==> flow/design.v <==
module debounc_1 (
	clk,
	n_rst,
	din,
	dout
);
parameter T_20MS = 15'd20_000;  
input clk;
input n_rst;
input din;
output dout;
reg [14:0] cnt;
wire cnt_restart;
reg din_d1;
always @(posedge clk or negedge n_rst)
	if(!n_rst) begin
		din_d1 <= 1'b0;
	end
	else begin
		din_d1 <= din;
	end
assign cnt_restart = (din != din_d1)? 1'b1 : 1'b0;
always @(posedge clk or negedge n_rst)
	if(!n_rst) begin
		cnt <= 15'h0000;
	end
	else begin
		cnt <= (cnt_restart == 1'b1)? T_20MS :
			   (cnt > 15'h0000)? cnt - 15'h0001 : cnt;
	end
reg dout_rdy;
always @(posedge clk or negedge n_rst)
	if(!n_rst) begin
		dout_rdy <= 1'b0;
	end
	else begin
		dout_rdy <= ((cnt == 15'h0000) && (cnt_restart == 1'b0))? din : dout_rdy;
	end	
assign dout = dout_rdy;
endmodule
module debounc_2 (
	clk,
	n_rst,
	din,
	dout
);
parameter T_20MS = 15'd20_000;  
input clk;
input n_rst;
input din;
output dout;
reg [14:0] cnt;
wire cnt_restart;
reg din_d1;
always @(posedge clk or negedge n_rst)
	if(!n_rst) begin
		din_d1 <= 1'b0;
	end
	else begin
		din_d1 <= din;
	end
assign cnt_restart = (din != din_d1)? 1'b1 : 1'b0;
always @(posedge clk or negedge n_rst)
	if(!n_rst) begin
		cnt <= 15'h0000;
	end
	else begin
		 cnt <= ((cnt_restart == 1'b1) && (cnt == 15'h0000))? T_20MS :
            (cnt > 15'h0000)? cnt - 15'h0001 : cnt;
	end
reg dout_rdy;
always @(posedge clk or negedge n_rst)
   if(!n_rst) begin
      dout_rdy <= 1'b0;
   end
   else begin
      dout_rdy <= (cnt == T_20MS)? din_d1 : dout_rdy;
   end   assign dout = dout_rdy;
endmodule
module debounc_3 (
	clk,
	n_rst,
	din,
	dout
);
parameter T_20MS = 15'd20_000;  
input clk;
input n_rst;
input din;
output dout;
reg [14:0] cnt;
wire cnt_restart;
reg din_d1;
always @(posedge clk or negedge n_rst)
	if(!n_rst) begin
		din_d1 <= 1'b0;
	end
	else begin
		din_d1 <= din;
	end
assign cnt_restart = (din != din_d1)? 1'b1 : 1'b0;
always @(posedge clk or negedge n_rst)
	if(!n_rst) begin
		cnt <= 15'h0000;
	end
	else begin
		 cnt <= ((cnt_restart == 1'b1) && (cnt == 15'h0000))? T_20MS :
            (cnt > 15'h0000)? cnt - 15'h0001 : cnt;
	end
reg dout_rdy;
always @(posedge clk or negedge n_rst)
	if(!n_rst) begin
		dout_rdy <= 1'b0;
	end
	else begin
		dout_rdy <= ((cnt == 15'h0000) && (cnt_restart == 1'b0))? din : dout_rdy;
	end	
assign dout = dout_rdy;
endmodule
module edge_det_p(
    clk,
    n_rst,
    b0,
    b0_on
);
input clk;
input n_rst;
input b0;
output b0_on;
reg b0_d1;
reg b0_d2;
wire b0_on;
always @(posedge clk or negedge n_rst)  
if(!n_rst) begin
    b0_d1 <= 1'b0;
    b0_d2 <= 1'b0;
end
else begin
    b0_d1 <= b0;
    b0_d2 <= b0_d1;
end
assign b0_on = (b0_d1 && !b0_d2) ? 1'b1 : 1'b0;  
endmodule
module led(
  clk,
  n_rst,
  din,
  dout
  );
input clk;
input n_rst;
input din;
output reg dout;
parameter T_1S = 20'd1_000_000; 
reg [19:0] counter; 
reg din_prev; 
always @(posedge clk or negedge n_rst) begin
  if (!n_rst) begin
    counter <= 0;
    dout <= 0;
    din_prev <= 0;
  end 
  else begin
    if (din != din_prev) begin
      counter <= 0;  
      dout <= 1;  
    end 
    else if (counter >= T_1S) begin
      dout <= 0;
      counter <= counter;  
    end 
    else begin
      counter <= counter + 1;  
    end
    din_prev <= din;  
  end
end
endmodule
module doorlock_hdl(
  clk,
  n_rst,
  bt,
  btstar,
  led
);
input clk;
input n_rst;
input [9:0] bt;
input btstar;
output led;
parameter S_IDLE = 3'h0;
parameter S_FIRST = 3'h1;
parameter S_SEC = 3'h2;
parameter S_LAST = 3'h3;
parameter S_OPEN = 3'h4;
parameter S_FAKE = 3'h5;
wire bt_any;
reg [2:0] c_state, n_state;
always @(posedge clk or negedge n_rst)
  if(!n_rst) begin
    c_state <= S_IDLE;
  end
  else begin
    c_state <= n_state;
  end
assign bt_any = (bt == 10'h000)? 1'b0 : 1'b1;
always @(c_state or bt or btstar or bt_any)
  case (c_state)
    S_IDLE : begin
      n_state = (bt[1] == 1'b1)? S_FIRST : c_state;
    end
    S_FIRST : begin
      n_state = (bt[2] == 1'b1)? S_SEC : ((btstar == 1'b1) || (bt_any == 1'b1))? S_IDLE : c_state;
    end
    S_SEC : begin
      n_state = (bt[7] == 1'b1)? S_LAST : (btstar == 1'b1) ? S_IDLE : (bt_any == 1'b1) ? S_FAKE : c_state;
    end
    S_LAST : begin
      n_state = (btstar == 1'b1)? S_OPEN : (bt[7] == 1'b1) ? c_state : (bt_any == 1'b1)? S_FAKE : c_state;
    end
    S_OPEN : begin
      n_state = S_IDLE;
    end
    S_FAKE : begin
      n_state = (bt[7] == 1'b1) ? S_LAST : (btstar == 1'b1) ? S_IDLE : c_state;
    end
    default : begin
      n_state = S_IDLE;
    end
  endcase
assign led = (c_state == S_OPEN)? 1'b1 : 1'b0;
endmodule
module bd_if(
  clk,
  n_rst,
  bt_i,
  btstar_i,
  led_i,
  bt_o,
  btstar_o,
  led_o
  );
parameter T_1S = 20'd1_000_000;
parameter T_20MS = 15'd20_000;
input clk;
input n_rst;
input [9:0] bt_i;
input btstar_i;
input led_i;
output [9:0] bt_o;
output btstar_o;
output led_o;
wire [9:0] dwire;
debounc_1 #(.T_20MS(T_20MS)) u_debounc0(
  .clk(clk),
  .n_rst(n_rst),
  .din(bt_i[0]),
  .dout(dwire[0])
);
edge_det_p u_edgedet_p0 (
  .clk(clk),
  .n_rst(n_rst),
  .b0(dwire[0]),
  .b0_on(bt_o[0])
  );
debounc_1 #(.T_20MS(T_20MS)) u_debounc1(
  .clk(clk),
  .n_rst(n_rst),
  .din(bt_i[1]),
  .dout(dwire[1])
);
edge_det_p u_edgedet_p1 (
  .clk(clk),
  .n_rst(n_rst),
  .b0(dwire[1]),
  .b0_on(bt_o[1])
  );
debounc_2 #(.T_20MS(T_20MS)) u_debounc2(
  .clk(clk),
  .n_rst(n_rst),
  .din(bt_i[2]),
  .dout(dwire[2])
);
edge_det_p u_edgedet_p2 (
  .clk(clk),
  .n_rst(n_rst),
  .b0(dwire[2]),
  .b0_on(bt_o[2])
  );
debounc_2 #(.T_20MS(T_20MS)) u_debounc3(
  .clk(clk),
  .n_rst(n_rst),
  .din(bt_i[3]),
  .dout(dwire[3])
);
edge_det_p u_edgedet_p3 (
  .clk(clk),
  .n_rst(n_rst),
  .b0(dwire[3]),
  .b0_on(bt_o[3])
  );
debounc_2 #(.T_20MS(T_20MS)) u_debounc4(
  .clk(clk),
  .n_rst(n_rst),
  .din(bt_i[4]),
  .dout(dwire[4])
);
edge_det_p u_edgedet_p4 (
  .clk(clk),
  .n_rst(n_rst),
  .b0(dwire[4]),
  .b0_on(bt_o[4])
  );
debounc_2 #(.T_20MS(T_20MS)) u_debounc5(
  .clk(clk),
  .n_rst(n_rst),
  .din(bt_i[5]),
  .dout(dwire[5])
);
edge_det_p u_edgedet_p5 (
  .clk(clk),
  .n_rst(n_rst),
  .b0(dwire[5]),
  .b0_on(bt_o[5])
  );
debounc_3 #(.T_20MS(T_20MS)) u_debounc6(
  .clk(clk),
  .n_rst(n_rst),
  .din(bt_i[6]),
  .dout(dwire[6])
);
edge_det_p u_edgedet_p6 (
  .clk(clk),
  .n_rst(n_rst),
  .b0(dwire[6]),
  .b0_on(bt_o[6])
  );
debounc_3 #(.T_20MS(T_20MS)) u_debounc7(
  .clk(clk),
  .n_rst(n_rst),
  .din(bt_i[7]),
  .dout(dwire[7])
);
edge_det_p u_edgedet_p7(
  .clk(clk),
  .n_rst(n_rst),
  .b0(dwire[7]),
  .b0_on(bt_o[7])
  );
debounc_3 #(.T_20MS(T_20MS)) u_debounc8(
  .clk(clk),
  .n_rst(n_rst),
  .din(bt_i[8]),
  .dout(dwire[8])
);
edge_det_p u_edgedet_p8 (
  .clk(clk),
  .n_rst(n_rst),
  .b0(dwire[8]),
  .b0_on(bt_o[8])
  );
debounc_3 #(.T_20MS(T_20MS)) u_debounc9(
  .clk(clk),
  .n_rst(n_rst),
  .din(bt_i[9]),
  .dout(dwire[9])
);
edge_det_p u_edgedet_p9 (
  .clk(clk),
  .n_rst(n_rst),
  .b0(dwire[9]),
  .b0_on(bt_o[9])
  );
edge_det_p u_edgedet_pstar (
  .clk(clk),
  .n_rst(n_rst),
  .b0(~btstar_i),
  .b0_on(btstar_o)
  );
led #(.T_1S(T_1S)) u_led(
  .clk(clk),
  .n_rst(n_rst),
  .din(led_i),
  .dout(led_o)
);
endmodule
module top(
	clk,
	n_rst,
	bt,
	btstar,
	led
);
parameter T_1S = 20'd1_000_000;  
parameter T_20MS = 15'd20_000;  
input clk;
input n_rst;
input [9:0] bt;
input btstar;
output led;
wire [9:0] bt_w;
wire btstar_w;
wire led_w;
bd_if #(
	.T_1S(T_1S),
	.T_20MS(T_20MS)
) u_bd_if(
    .clk(clk),
    .n_rst(n_rst),
    .bt_i(bt),
    .btstar_i(btstar),
    .led_i(led_w),
    .bt_o(bt_w),
    .btstar_o(btstar_w),
    .led_o(led)
);
doorlock_hdl u_doorlock(
    .clk(clk),
    .n_rst(n_rst),
    .bt(bt_w),
    .btstar(btstar_w),
    .led(led_w)
);
endmodule
Memo
Re: synthesis data of top

* Tool chain data of top
Tool output for the design above before and after an edit, in the order of the flow. Lines under "unedited" count in the file above, lines under "edited" in the edited file. "change": "edited" minus "unedited" as printed here. "rel. change": 100 x difference / "unedited". Library cell names are shortened. The mark -- stands for no value.
Inputs: top module top, clock port clk, standard-cell library sky130hd, timing corner tt_025C_1v80

* Diff
Unified diff, file above to edited file. This change comes from a script, not from a designer. The edited design behaves differently; no optimisation was intended.
begin of diff
@@ -13,11 +13,5 @@
 wire cnt_restart;
 reg din_d1;
-always @(posedge clk or negedge n_rst)
-	if(!n_rst) begin
-		din_d1 <= 1'b0;
-	end
-	else begin
-		din_d1 <= din;
-	end
+always @(*) din_d1 = din;
 assign cnt_restart = (din != din_d1)? 1'b1 : 1'b0;
 always @(posedge clk or negedge n_rst)
end of diff

* Elaborated design
Source: Yosys, flattened and elaborated, memories not mapped. Widths are those after wreduce. Registers that Yosys merges into a memory's read port (data or address) are not register bits. Print and check cells do not count. Equal cells are merged and count once.
Storage and ports:
- bits in registers | unedited 217, edited 215, change -2, rel. change -0.92%
- input port bits | unedited 13, edited 13, change 0, rel. change 0.00%
- word-level cells | unedited 229, edited 215, change -14, rel. change -6.11%
Cells by class:
- $add $sub $neg | unedited 11, edited 11, change 0, rel. change 0.00%
- order comparisons | unedited 11, edited 11, change 0, rel. change 0.00%
- equal/unequal tests | unedited 25, edited 23, change -2, rel. change -8.00%
- mux-type cells | unedited 58, edited 54, change -4, rel. change -6.90%
- bitwise operators | unedited 7, edited 5, change -2, rel. change -28.57%
- reductions and logical operators | unedited 61, edited 57, change -4, rel. change -6.56%
Operators with widths:
- 1-bit logical AND | unedited 25, edited 23, change -2, rel. change -8.00%
- 1-bit 2-to-1 mux | unedited 25, edited 23, change -2, rel. change -8.00%
- 15-bit 2-to-1 mux | unedited 20, edited 18, change -2, rel. change -10.00%
- 1-bit inequality test | unedited 11, edited 9, change -2, rel. change -18.18%
- 2-bit nonzero test | unedited 11, edited 9, change -2, rel. change -18.18%
- 1-bit inverter | unedited 7, edited 5, change -2, rel. change -28.57%
- 1-bit logical NOT | unedited 11, edited 11, change 0, rel. change 0.00%
- 15-bit by 1-bit greater-than comparator with 1-bit output (second input constant) | unedited 10, edited 10, change 0, rel. change 0.00%
- 15-bit logical NOT | unedited 10, edited 10, change 0, rel. change 0.00%
- 3-bit 2-to-1 mux | unedited 10, edited 10, change 0, rel. change 0.00%
- 15-bit by 1-bit subtractor with 15-bit output (second input constant) | unedited 10, edited 10, change 0, rel. change 0.00%
- 15-bit equality test (second input constant) | unedited 4, edited 4, change 0, rel. change 0.00%
- 3-bit by 2-bit equality test with 1-bit output (second input constant) | unedited 2, edited 2, change 0, rel. change 0.00%
- 3-bit equality test (second input constant) | unedited 2, edited 2, change 0, rel. change 0.00%
- 20-bit 2-to-1 mux | unedited 2, edited 2, change 0, rel. change 0.00%
- 2-bit inequality test (second input constant) | unedited 2, edited 2, change 0, rel. change 0.00%
- 3-bit inequality test (second input constant) | unedited 2, edited 2, change 0, rel. change 0.00%
- 20-bit by 1-bit adder with 20-bit output (second input constant) | unedited 1, edited 1, change 0, rel. change 0.00%
- 3-bit by 1-bit equality test with 1-bit output (second input constant) | unedited 1, edited 1, change 0, rel. change 0.00%
- 20-bit greater-or-equal comparator (second input constant) | unedited 1, edited 1, change 0, rel. change 0.00%
- 10-bit logical NOT | unedited 1, edited 1, change 0, rel. change 0.00%
- 3-bit logical NOT | unedited 1, edited 1, change 0, rel. change 0.00%
- 1-bit logical OR | unedited 1, edited 1, change 0, rel. change 0.00%
- 3-bit by 2-bit inequality test with 1-bit output (second input constant) | unedited 1, edited 1, change 0, rel. change 0.00%
- 3-bit case mux with 5-bit select | unedited 1, edited 1, change 0, rel. change 0.00%
- 4-bit AND reduction | unedited 1, edited 1, change 0, rel. change 0.00%

* Depth
Depth = most cells in a row (Yosys ltp): at word level without a register or memory, in the mapped netlist without a sequential cell, where the memories' decode and read muxes count.
Depth:
- depth after elaboration | unedited 9, edited 9, change 0, rel. change 0.00%
- ABC_AREA | unedited 0, edited 0
- depth in mapped cells | unedited 8, edited 9, change +1, rel. change +12.50%
- mapped depth without buffers | unedited 7, edited 7, change 0, rel. change 0.00%

* Mapped cells and area
Source: synth_stat.txt of the flow (Yosys; design flattened, memories mapped). It holds for the ABC_AREA given above (unset counts as 0); a run with the other value may have another netlist.
Cells by type:
- nand2_1 | unedited 92, edited 58, change -34, rel. change -36.96%
- a21oi_1 | unedited 52, edited 31, change -21, rel. change -40.38%
- xor2_1 | unedited 37, edited 57, change +20, rel. change +54.05%
- o21ai_0 | unedited 49, edited 36, change -13, rel. change -26.53%
- xnor2_1 | unedited 54, edited 43, change -11, rel. change -20.37%
- nand3_1 | unedited 43, edited 33, change -10, rel. change -23.26%
- nor3_1 | unedited 49, edited 58, change +9, rel. change +18.37%
- nor2_1 | unedited 113, edited 105, change -8, rel. change -7.08%
- inv_1 | unedited 48, edited 40, change -8, rel. change -16.67%
- and3_1 | unedited 9, edited 3, change -6, rel. change -66.67%
- a211oi_1 | unedited 17, edited 12, change -5, rel. change -29.41%
- or4_1 | unedited 17, edited 13, change -4, rel. change -23.53%
- nor3b_1 | unedited 9, edited 5, change -4, rel. change -44.44%
- buf_2 | unedited 3, edited 7, change +4, rel. change +133.33%
- o21ai_1 | unedited 0, edited 4, change +4
- mux2i_1 | unedited 12, edited 9, change -3, rel. change -25.00%
- nand2b_1 | unedited 12, edited 9, change -3, rel. change -25.00%
- or3_1 | unedited 11, edited 14, change +3, rel. change +27.27%
Not every row of either side is listed.
Synthesis totals:
- cell count | unedited 1032, edited 949, change -83, rel. change -8.04%
- mapped area (µm²) | unedited 10364.9, edited 10013.4, change -351.5, rel. change -3.39%
- sequential area (µm²) | unedited 5506.5, edited 5456.5, change -50.0, rel. change -0.91%
- flip-flop cells | unedited 220, edited 218, change -2, rel. change -0.91%
- buffer cells | unedited 9, edited 16, change +7, rel. change +77.78%
The figures by module come from a second, unflattened synthesis with its own total; it is not the netlist above.
Unflattened totals:
- cells (unflattened synthesis) | unedited 1054, edited 988, change -66, rel. change -6.26%
- area (unflattened synthesis) (µm²) | unedited 11398.4, edited 11030.6, change -367.8, rel. change -3.23%
Rows give one instance, submodules left out.
Modules, unedited:
- debounc_2 (T_20MS=20000) | instances 4, cells 82, area 913.4 µm²
- debounc_3 (T_20MS=20000) | instances 4, cells 84, area 893.4 µm²
- debounc_1 (T_20MS=20000) | instances 2, cells 100, area 988.4 µm²
- led (T_1S=1000000) | instances 1, cells 130, area 1191.1 µm²
- edge_det_p | instances 11, cells 3, area 63.8 µm²
- doorlock_hdl | instances 1, cells 26, area 297.8 µm²
- bd_if (T_1S=1000000, T_20MS=20000) | instances 1, cells 1, area 3.8 µm²
- top | instances 1, cells 0, area 0.0 µm²
Modules, edited:
- debounc_2 (T_20MS=20000) | instances 4, cells 82, area 913.4 µm²
- debounc_3 (T_20MS=20000) | instances 4, cells 84, area 893.4 µm²
- debounc_1 (T_20MS=20000) | instances 2, cells 67, area 804.5 µm²
- led (T_1S=1000000) | instances 1, cells 130, area 1191.1 µm²
- edge_det_p | instances 11, cells 3, area 63.8 µm²
- doorlock_hdl | instances 1, cells 26, area 297.8 µm²
- bd_if (T_1S=1000000, T_20MS=20000) | instances 1, cells 1, area 3.8 µm²
- top | instances 1, cells 0, area 0.0 µm²

* Path before layout
Path of least setup slack by OpenSTA after synthesis, without wires, with an ideal clock, recovery checks aside; 20% of the period is set as input and as output delay. Where synthesis merged equal registers, the netlist keeps one of their names.
Path after synthesis:
- path kind | unedited input-to-reg, edited input-to-reg
- start | unedited in bt[3], edited in bt[2]
- end | unedited reg u_bd_if.u_debounc3.cnt[10], edited reg u_bd_if.u_debounc2.cnt[9]
- clock period (ps) | unedited 10000, edited 10000, change 0, rel. change 0.00%
- arrival (ps) | unedited 2868, edited 2687, change -181, rel. change -6.31%
- setup slack (ps) | unedited 7007, edited 7182, change +175
- path delay (ps) | unedited 993, edited 818, change -175, rel. change -17.62%
- driving pins on the path | unedited 4, edited 5, change +1, rel. change +25.00%
- synthesis period reached (ps) | unedited 2993, edited 2818, change -175, rel. change -5.85%
"path delay" = arrival - input delay + setup time. "driving pins on the path" counts driving pins, that of a launching flip-flop among them; a cell with two outputs on the path counts twice. "synthesis period reached" = period - worst setup slack (recovery checks aside). The figure is calculated, with input and output delays left at 20% of the set period. Between the ends stands the longest chain of elaborated cells between them, by number of cells; it is not shown to be the way that was timed. Of several equally long chains one is given. Each line given opens the expression or statement behind the cell; cells for indexed reads and writes are added by Yosys, which also makes memories of some case tables.
Between the ends, after synthesis, unedited: cells stage by stage xor2_1 > nor4b_1 > nor2_1 > mux2_2, length of the longest elaborated chain 4, elaborated cells on any way between the ends 5, source lines of those cells 2
Ends and longest elaborated chain, after synthesis, unedited:
- start, declared | RTL line 398 | input [9:0] bt;
- 1-bit inequality test | RTL line 62 | assign cnt_restart = (din != din_d1)? 1'b1 : 1'b0;
- 1-bit 2-to-1 mux | RTL line 62
- 1-bit logical AND | RTL line 68 | cnt <= ((cnt_restart == 1'b1) && (cnt == 15'h0000))? T_20MS :
- 15-bit 2-to-1 mux | RTL line 68
- end, assigned | RTL line 65 | cnt <= 15'h0000;
- end, assigned | RTL line 68
- end, declared | RTL line 52 | reg [14:0] cnt;
Between the ends, after synthesis, edited: cells stage by stage xnor2_1 > inv_1 > or2_4 > a21oi_1 > a31oi_1, length of the longest elaborated chain 4, elaborated cells on any way between the ends 5, source lines of those cells 2
Ends and longest elaborated chain, after synthesis, edited:
- start, declared | RTL line 392 | input [9:0] bt;
- 1-bit inequality test | RTL line 56 | assign cnt_restart = (din != din_d1)? 1'b1 : 1'b0;
- 1-bit 2-to-1 mux | RTL line 56
- 1-bit logical AND | RTL line 62 | cnt <= ((cnt_restart == 1'b1) && (cnt == 15'h0000))? T_20MS :
- 15-bit 2-to-1 mux | RTL line 62
- end, assigned | RTL line 59 | cnt <= 15'h0000;
- end, assigned | RTL line 62
- end, declared | RTL line 46 | reg [14:0] cnt;

* Path in the finished layout
From the final timing report of each run of set A: the path of least setup slack in the routed layout; clock arrival at registers is part of the times. The path's times are printed in steps of 10 ps; the period is the one set.
Path after layout:
- path kind | unedited reg-to-reg, edited reg-to-reg
- start | unedited reg u_bd_if.u_debounc2.cnt[0], edited reg u_bd_if.u_debounc9.cnt[9]
- end | unedited reg u_bd_if.u_debounc2.cnt[2], edited reg u_bd_if.u_debounc9.cnt[11]
- clock period (ps) | unedited 3440, edited 3440, change 0, rel. change 0.00%
- arrival (ps) | unedited 3200, edited 2800, change -400, rel. change -12.50%
- setup slack (ps) | unedited 640, edited 1040, change +400
- driving pins on the path | unedited 8, edited 6, change -2, rel. change -25.00%
Between the ends stands the longest chain of elaborated cells between them, by number of cells; it is not shown to be the way that was timed. Of several equally long chains one is given.
Between the ends, after layout, unedited: cells stage by stage dfrtp_1 > inv_1 > ha_1 > or4b_2 > or2_2 > nor4_4 > nor2_1 > mux2_2, length of the longest elaborated chain 3, elaborated cells on any way between the ends 7, source lines of those cells 2
Ends and longest elaborated chain, after layout, unedited:
- start, declared | RTL line 52 | reg [14:0] cnt;
- start, assigned | RTL line 65 | cnt <= 15'h0000;
- start, assigned | RTL line 68 | cnt <= ((cnt_restart == 1'b1) && (cnt == 15'h0000))? T_20MS :
- 15-bit by 1-bit subtractor with 15-bit output | RTL line 69 | (cnt > 15'h0000)? cnt - 15'h0001 : cnt;
- 15-bit 2-to-1 mux | RTL line 69
- 15-bit 2-to-1 mux | RTL line 68
- end, assigned | RTL line 65
- end, assigned | RTL line 68
- end, declared | RTL line 52
Between the ends, after layout, edited: cells stage by stage dfrtp_1 > nor4_1 > nand2_1 > nor3_2 > and2_1 > nor3_1, length of the longest elaborated chain 3, elaborated cells on any way between the ends 7
Ends and longest elaborated chain, after layout, edited:
- start, declared | RTL line 85 | reg [14:0] cnt;
- start, assigned | RTL line 98 | cnt <= 15'h0000;
- start, assigned | RTL line 101 | cnt <= ((cnt_restart == 1'b1) && (cnt == 15'h0000))? T_20MS :
- 15-bit by 1-bit subtractor with 15-bit output | RTL line 102 | (cnt > 15'h0000)? cnt - 15'h0001 : cnt;
- 15-bit 2-to-1 mux | RTL line 102
- 15-bit 2-to-1 mux | RTL line 101
- end, assigned | RTL line 98
- end, assigned | RTL line 101
- end, declared | RTL line 85

* Flow runs
Runs of the flow (Yosys, OpenROAD) on both versions; the two runs of a pair have the same settings. The constraints put input and output delay at 20% of the set period each and load the outputs with 0.01 pF.
Settings, set A: period_ns 3.44, CAP_MARGIN 20, CORE_MARGIN 2, CORE_UTILIZATION 40, SLEW_MARGIN 20
Final reports, set A:
- post-synthesis cell area (µm²) | unedited 10364.9, edited 10013.4, change -351.5, rel. change -3.39%
- die footprint (µm²) | unedited 27216.8, edited 26315.3, change -901.5, rel. change -3.31%
- std-cell area (final layout) (µm²) | unedited 11845.1, edited 11423.5, change -421.6, rel. change -3.56%
- worst setup slack after layout (ps) | unedited 640, edited 1039, change +399
- power consumption (mW) | unedited 6.226, edited 6.243, change +0.017, rel. change +0.27%
"power consumption": no workload was simulated; the value follows from the tool's default switching activity.
